==> flow/design.v <==
module std_fp_mult_pipe #(
    parameter WIDTH = 32,
    parameter INT_WIDTH = 16,
    parameter FRAC_WIDTH = 16,
    parameter SIGNED = 0
) (
    input  logic [WIDTH-1:0] left,
    input  logic [WIDTH-1:0] right,
    input  logic             go,
    input  logic             clk,
    input  logic             reset,
    output logic [WIDTH-1:0] out,
    output logic             done
);
  logic [WIDTH-1:0]          rtmp;
  logic [WIDTH-1:0]          ltmp;
  logic [(WIDTH << 1) - 1:0] out_tmp;
  logic done_buf[2:0];
  assign done = done_buf[2];
  assign out = out_tmp[(WIDTH << 1) - INT_WIDTH - 1 : WIDTH - INT_WIDTH];
  logic start;
  assign start = go & done_buf[0] == 0 & done_buf[1] == 0;
  always_ff @(posedge clk) begin
    if (start)
      done_buf[0] <= 1;
    else
      done_buf[0] <= 0;
  end
  always_ff @(posedge clk) begin
    if (go) begin
      done_buf[2] <= done_buf[1];
      done_buf[1] <= done_buf[0];
    end else begin
      done_buf[2] <= 0;
      done_buf[1] <= 0;
    end
  end
  always_ff @(posedge clk) begin
    if (reset) begin
      rtmp <= 0;
      ltmp <= 0;
      out_tmp <= 0;
    end else if (go) begin
      if (SIGNED) begin
        rtmp <= $signed(right);
        ltmp <= $signed(left);
        out_tmp <= $signed(
          { {WIDTH{ltmp[WIDTH-1]}}, ltmp} *
          { {WIDTH{rtmp[WIDTH-1]}}, rtmp}
        );
      end else begin
        rtmp <= right;
        ltmp <= left;
        out_tmp <= ltmp * rtmp;
      end
    end else begin
      rtmp <= 0;
      ltmp <= 0;
      out_tmp <= out_tmp;
    end
  end
endmodule
module std_fp_smult_pipe #(
    parameter WIDTH = 32,
    parameter INT_WIDTH = 16,
    parameter FRAC_WIDTH = 16
) (
    input  [WIDTH-1:0]              left,
    input  [WIDTH-1:0]              right,
    input  logic                    reset,
    input  logic                    go,
    input  logic                    clk,
    output logic [WIDTH-1:0]        out,
    output logic                    done
);
  std_fp_mult_pipe #(
    .WIDTH(WIDTH),
    .INT_WIDTH(INT_WIDTH),
    .FRAC_WIDTH(FRAC_WIDTH),
    .SIGNED(1)
  ) comp (
    .clk(clk),
    .done(done),
    .reset(reset),
    .go(go),
    .left(left),
    .right(right),
    .out(out)
  );
endmodule
## Step by step through the tools: std_fp_smult_pipe

The steps from the RTL of std_fp_smult_pipe to its reports follow in flow order.
Lines are those of the file above, counted from 1.
Cell names lack the library's common part.
A cell with - has no value.

| inputs | value |
|---|---|
| top | std_fp_smult_pipe |
| clock input | clk |
| cell library | sky130hd |
| corner | tt_025C_1v80 |

## After elaboration

Source: Yosys, flattened and elaborated. Widths are those after wreduce. Registers that Yosys merges into a memory's read port (data or address) are not register bits. Print and check cells do not count. Equal cells are merged and count once.

| word-level totals | value |
|---|---|
| register bits after elaboration | 115 |
| bits of input ports | 67 |
| output and inout bits | 33 |
| cells after elaboration | 14 |

| operators by class | value |
|---|---|
| reduce/logical cells | 1 |
| multiply operators | 1 |
| multiplexer cells | 1 |
| bitwise operators | 5 |

Operator list:

| operator | count |
|---|---|
| multiplier 32 x 32 -> 48 bit | 1 |
| NOT 1 bit | 3 |
| bitwise AND 1 bit | 2 |
| OR reduction 2 bit | 1 |
| 2-to-1 mux 1 bit | 1 |

## Depth

Longest topological path by Yosys (ltp), each cell counted once; first at word level (registers and memories cut), then after technology mapping (sequential cells cut; the memories' decode and read muxes count).

| depth | value |
|---|---|
| depth after elaboration | 4 |
| ABC_AREA | 0 |
| gate-level depth with buffers | 30 |
| mapped depth without buffers | 27 |

## Mapped cells and area

The flow's flattened synthesis, as Yosys stat reports it; memories are mapped. The netlist is that of the ABC_AREA named above (0 if unset); the other value can give another one.

Cells by type:

| cell type | count | total area (um^2) |
|---|---|---|
| fa_1 | 838 | 1.68E+04 |
| and2_1 | 532 | 3.33E+03 |
| inv_1 | 786 | 2,950.33 |
| ha_1 | 163 | 2.04E+03 |
| dfxtp_1 | 99 | 1.98E+03 |
| nand2_1 | 446 | 1.67E+03 |
| clkbuf_1 | 191 | 716.938 |
| xnor2_1 | 47 | 411.645 |
| mux2i_1 | 20 | 200.192 |
| a21o_1 | 25 | 187.68 |
| a21oi_1 | 37 | 185.178 |
| xor2_1 | 20 | 175.168 |
| nor2_1 | 38 | 142.637 |
| o21ai_0 | 23 | 115.11 |
| nand2b_1 | 14 | 87.584 |
| nor2b_1 | 14 | 87.584 |
| nand4_1 | 9 | 56.304 |
| nor3b_1 | 7 | 52.55 |

Other cell types: 33; their cells: 82.

| mapped netlist | value |
|---|---|
| standard cells after synthesis | 3,391 |
| sequential area | 0.0019819 mm^2 |
| flip-flop cells | 99 |
| buffers | 193 |
| cell area after synthesis | 0.0317692 mm^2 |

By module: a second synthesis without flattening, with its own total; a netlist apart from the flattened one above.

| second synthesis, totals | value |
|---|---|
| cell total of the unflattened synthesis | 3,375 |
| area total of the unflattened synthesis | 0.0317392 mm^2 |

Rows give one instance, submodules left out.

Modules:

| module | seq. area (mm^2) | area (mm^2) | cells | instances |
|---|---|---|---|---|
| std_fp_mult_pipe | 0.0019819 | 0.0317392 | 3,375 | 1 |
| std_fp_smult_pipe | 0 | 0 | 0 | 1 |

## Path before layout

OpenSTA on the mapped netlist: ideal clock, no wires. The path of least setup slack (recovery checks aside). Input and output delay are each 20% of the period. Register names are those of the netlist, which keeps one name where synthesis merged equal registers.

| timing path after synthesis | value |
|---|---|
| path kind | reg-to-reg |
| start point | reg comp.ltmp[31] |
| end point | reg comp.out_tmp[43] |
| stages | 26 |
| path delay | 7.284 ns |
| arrival | 7.168 ns |
| period | 7.5 ns |
| launch time at the first pin | 0.000 ns |
| path buffers | 2 |
| setup time | 0.116 ns |
| setup slack | 0.216 ns |
| data required time | 7.384 ns |
| synthesis period reached | 7.284 ns |

"path delay" = arrival - input delay + setup time.
"stages" counts driving pins, that of a launching flip-flop among them; a cell with two outputs on the path counts twice.
"synthesis period reached" is the clock period less the worst setup slack; recovery checks do not enter. This is arithmetic on one report: input and output delays are still those of the set period (20% each).
Between the ends stands the longest chain of elaborated cells between them, by number of cells; it is not shown to be the way that was timed. Of several equally long chains one is given.
A line is the first line of the expression or statement that the cell stems from. Yosys adds cells for indexed reads and writes and turns some case tables into memories.
At most two assigning lines are given for a register; there are more.

| between the ends, after synthesis | value |
|---|---|
| cell sequence | dfxtp_1 -> clkbuf_1 -> nand2_1 -> inv_1 -> fa_1 -> fa_1 -> fa_1 -> inv_1 -> fa_1 -> inv_1 -> fa_1 -> fa_1 -> fa_1 -> inv_1 -> fa_1 -> inv_1 -> ha_1 -> clkbuf_1 -> a21o_1 -> o21bai_1 -> a21o_1 -> a221oi_1 -> nand2_1 -> and2_1 -> or3_1 -> a31o_2 |
| cells in the longest elaborated chain | 1 |
| elaborated cells between the ends (all ways) | 1 |
| RTL lines with such cells | 1 |
| classes of those cells | mul: 1 |

Ends and longest elaborated chain, after synthesis:

| element | line | RTL |
|---|---|---|
| start: declaration | 16 | `logic [WIDTH-1:0]          ltmp;` |
| start: assignment | 46 | `ltmp <= $signed(left);` |
| start: assignment | 53 | `ltmp <= left;` |
| multiplier 32 x 32 -> 48 bit | 48 | `{ {WIDTH{ltmp[WIDTH-1]}}, ltmp} *` |
| end: assignment | 47 | `out_tmp <= $signed(` |
| end: assignment | 54 | `out_tmp <= ltmp * rtmp;` |
| end: declaration | 17 | `logic [(WIDTH << 1) - 1:0] out_tmp;` |

## Path in the finished layout

Path of least setup slack in the final report of flow run A (OpenROAD, finished layout, wires in). Where an end is a register, its clock arrival counts in the times.

| timing path after layout | value |
|---|---|
| path kind | reg-to-reg |
| start point | reg comp.ltmp[8] |
| end point | reg comp.out_tmp[43] |
| setup slack | 0.24 ns |
| setup time | 0.10 ns |
| period | 7.5 ns |
| stages | 25 |
| launch time at the first pin | 0.41 ns |
| arrival | 7.58 ns |
| path buffers | 3 |
| data required time | 7.81 ns |

Between the ends stands the longest chain of elaborated cells between them, by number of cells; it is not shown to be the way that was timed. Of several equally long chains one is given.
At most two assigning lines are given for a register; there are more.

| between the ends, after layout | value |
|---|---|
| cell sequence | dfxtp_1 -> buf_12 -> buf_4 -> and2_1 -> fa_1 -> fa_1 -> fa_1 -> inv_1 -> fa_1 -> inv_1 -> fa_1 -> fa_1 -> fa_1 -> fa_1 -> ha_1 -> a21oi_1 -> o21ai_0 -> nor2_1 -> a31oi_1 -> buf_4 -> o21ai_0 -> nand2_1 -> and2_1 -> or3_1 -> a31o_2 |
| cells in the longest elaborated chain | 1 |
| elaborated cells between the ends (all ways) | 1 |
| RTL lines with such cells | 1 |
| classes of those cells | mul: 1 |

Ends and longest elaborated chain, after layout:

| element | line | RTL |
|---|---|---|
| start: declaration | 16 | `logic [WIDTH-1:0]          ltmp;` |
| start: assignment | 46 | `ltmp <= $signed(left);` |
| start: assignment | 53 | `ltmp <= left;` |
| multiplier 32 x 32 -> 48 bit | 48 | `{ {WIDTH{ltmp[WIDTH-1]}}, ltmp} *` |
| end: assignment | 47 | `out_tmp <= $signed(` |
| end: assignment | 54 | `out_tmp <= ltmp * rtmp;` |
| end: declaration | 17 | `logic [(WIDTH << 1) - 1:0] out_tmp;` |

==> results <==
Design std_fp_smult_pipe on sky130hd. What follows are 6 stored runs of the flow, each under its own settings; their order means nothing. The constraints put input and output delay at 20% of the set period each and load the outputs with 0.01 pF.
"critical setup path time" means the part of the period allowed to the worst setup path (the constraints hold back 20% at inputs and 20% at outputs) less its slack; where the path has registers, the arrival times of their clocks count too.
Settings: n/a = not set for that run.
Among the results, n/a means that no value is shown for the run.

| run name | period_ns | CAP_MARGIN | CORE_MARGIN | CORE_UTILIZATION | SLEW_MARGIN | ABC_AREA | CELL_PAD_IN_SITES_DETAIL_PLACEMENT | MAX_ROUTING_LAYER | SETUP_SLACK_MARGIN | TNS_END_PERCENT | CELL_PAD_IN_SITES_GLOBAL_PLACEMENT | CTS_CLUSTER_SIZE | CORE_ASPECT_RATIO | CTS_CLUSTER_DIAMETER | GPL_ROUTABILITY_DRIVEN | GPL_TIMING_DRIVEN | PLACE_DENSITY_LB_ADDON | final worst hold slack (ns) | die size (mm^2) | standard-cell area of the final layout (mm^2) | utilization after layout (%) | worst slack on setup checks (ns) | chip area in the Yosys report (mm^2) | final setup TNS (ns) | critical setup path time (ns) | worst path kind |
|---|---|---|---|---|---|---|---|---|---|---|---|---|---|---|---|---|---|---|---|---|---|---|---|---|---|---|
| flow run A | 7.5 | 20 | 2 | 40 | 20 | n/a | n/a | n/a | n/a | n/a | n/a | n/a | n/a | n/a | n/a | n/a | n/a | 0.412 | 0.0816931 | 0.0353577 | 44.8 | 0.236 | 0.0317692 | 0.000 | 7.26 | reg-to-reg |
| flow run B | 7.59 | 30 | 2 | 40 | 15 | 1 | 2 | met4 | 2.2 | 95 | n/a | n/a | n/a | n/a | n/a | n/a | n/a | n/a | n/a | n/a | n/a | n/a | n/a | n/a | n/a | n/a |
| flow run C | 7.37 | 20 | 2 | 40 | 20 | n/a | n/a | n/a | n/a | n/a | n/a | n/a | n/a | n/a | n/a | n/a | n/a | 0.422 | 0.0816931 | 0.0360108 | 45.7 | 0.210 | 0.0317692 | 0.000 | 7.16 | reg-to-reg |
| flow run D | 7.5 | 20 | 2 | 26 | 20 | 0 | 2 | met4 | n/a | n/a | 3 | 53 | n/a | n/a | n/a | n/a | n/a | 0.425 | 0.125001 | 0.0373896 | 30.8 | 0.190 | 0.0317692 | 0.000 | 7.31 | reg-to-reg |
| flow run E | 7.59 | 30 | 5 | 40 | 15 | 1 | 1 | met4 | 2.2 | 60 | n/a | n/a | n/a | n/a | n/a | n/a | n/a | 0.425 | 0.0902041 | 0.0412383 | 49.3 | 0.536 | 0.0337186 | 0.000 | 7.05 | reg-to-reg |
| flow run F | 10.6 | 20 | 9 | 26 | 20 | 0 | 2 | met4 | n/a | 25 | 0 | 76 | 0.66 | 382 | 0 | 0 | 0.05 | 0.420 | 0.13537 | 0.0351762 | 29.2 | 0.697 | 0.0317692 | 0.000 | 9.90 | reg-to-reg |

Flow run B: no results, routing failed with GRT-0116
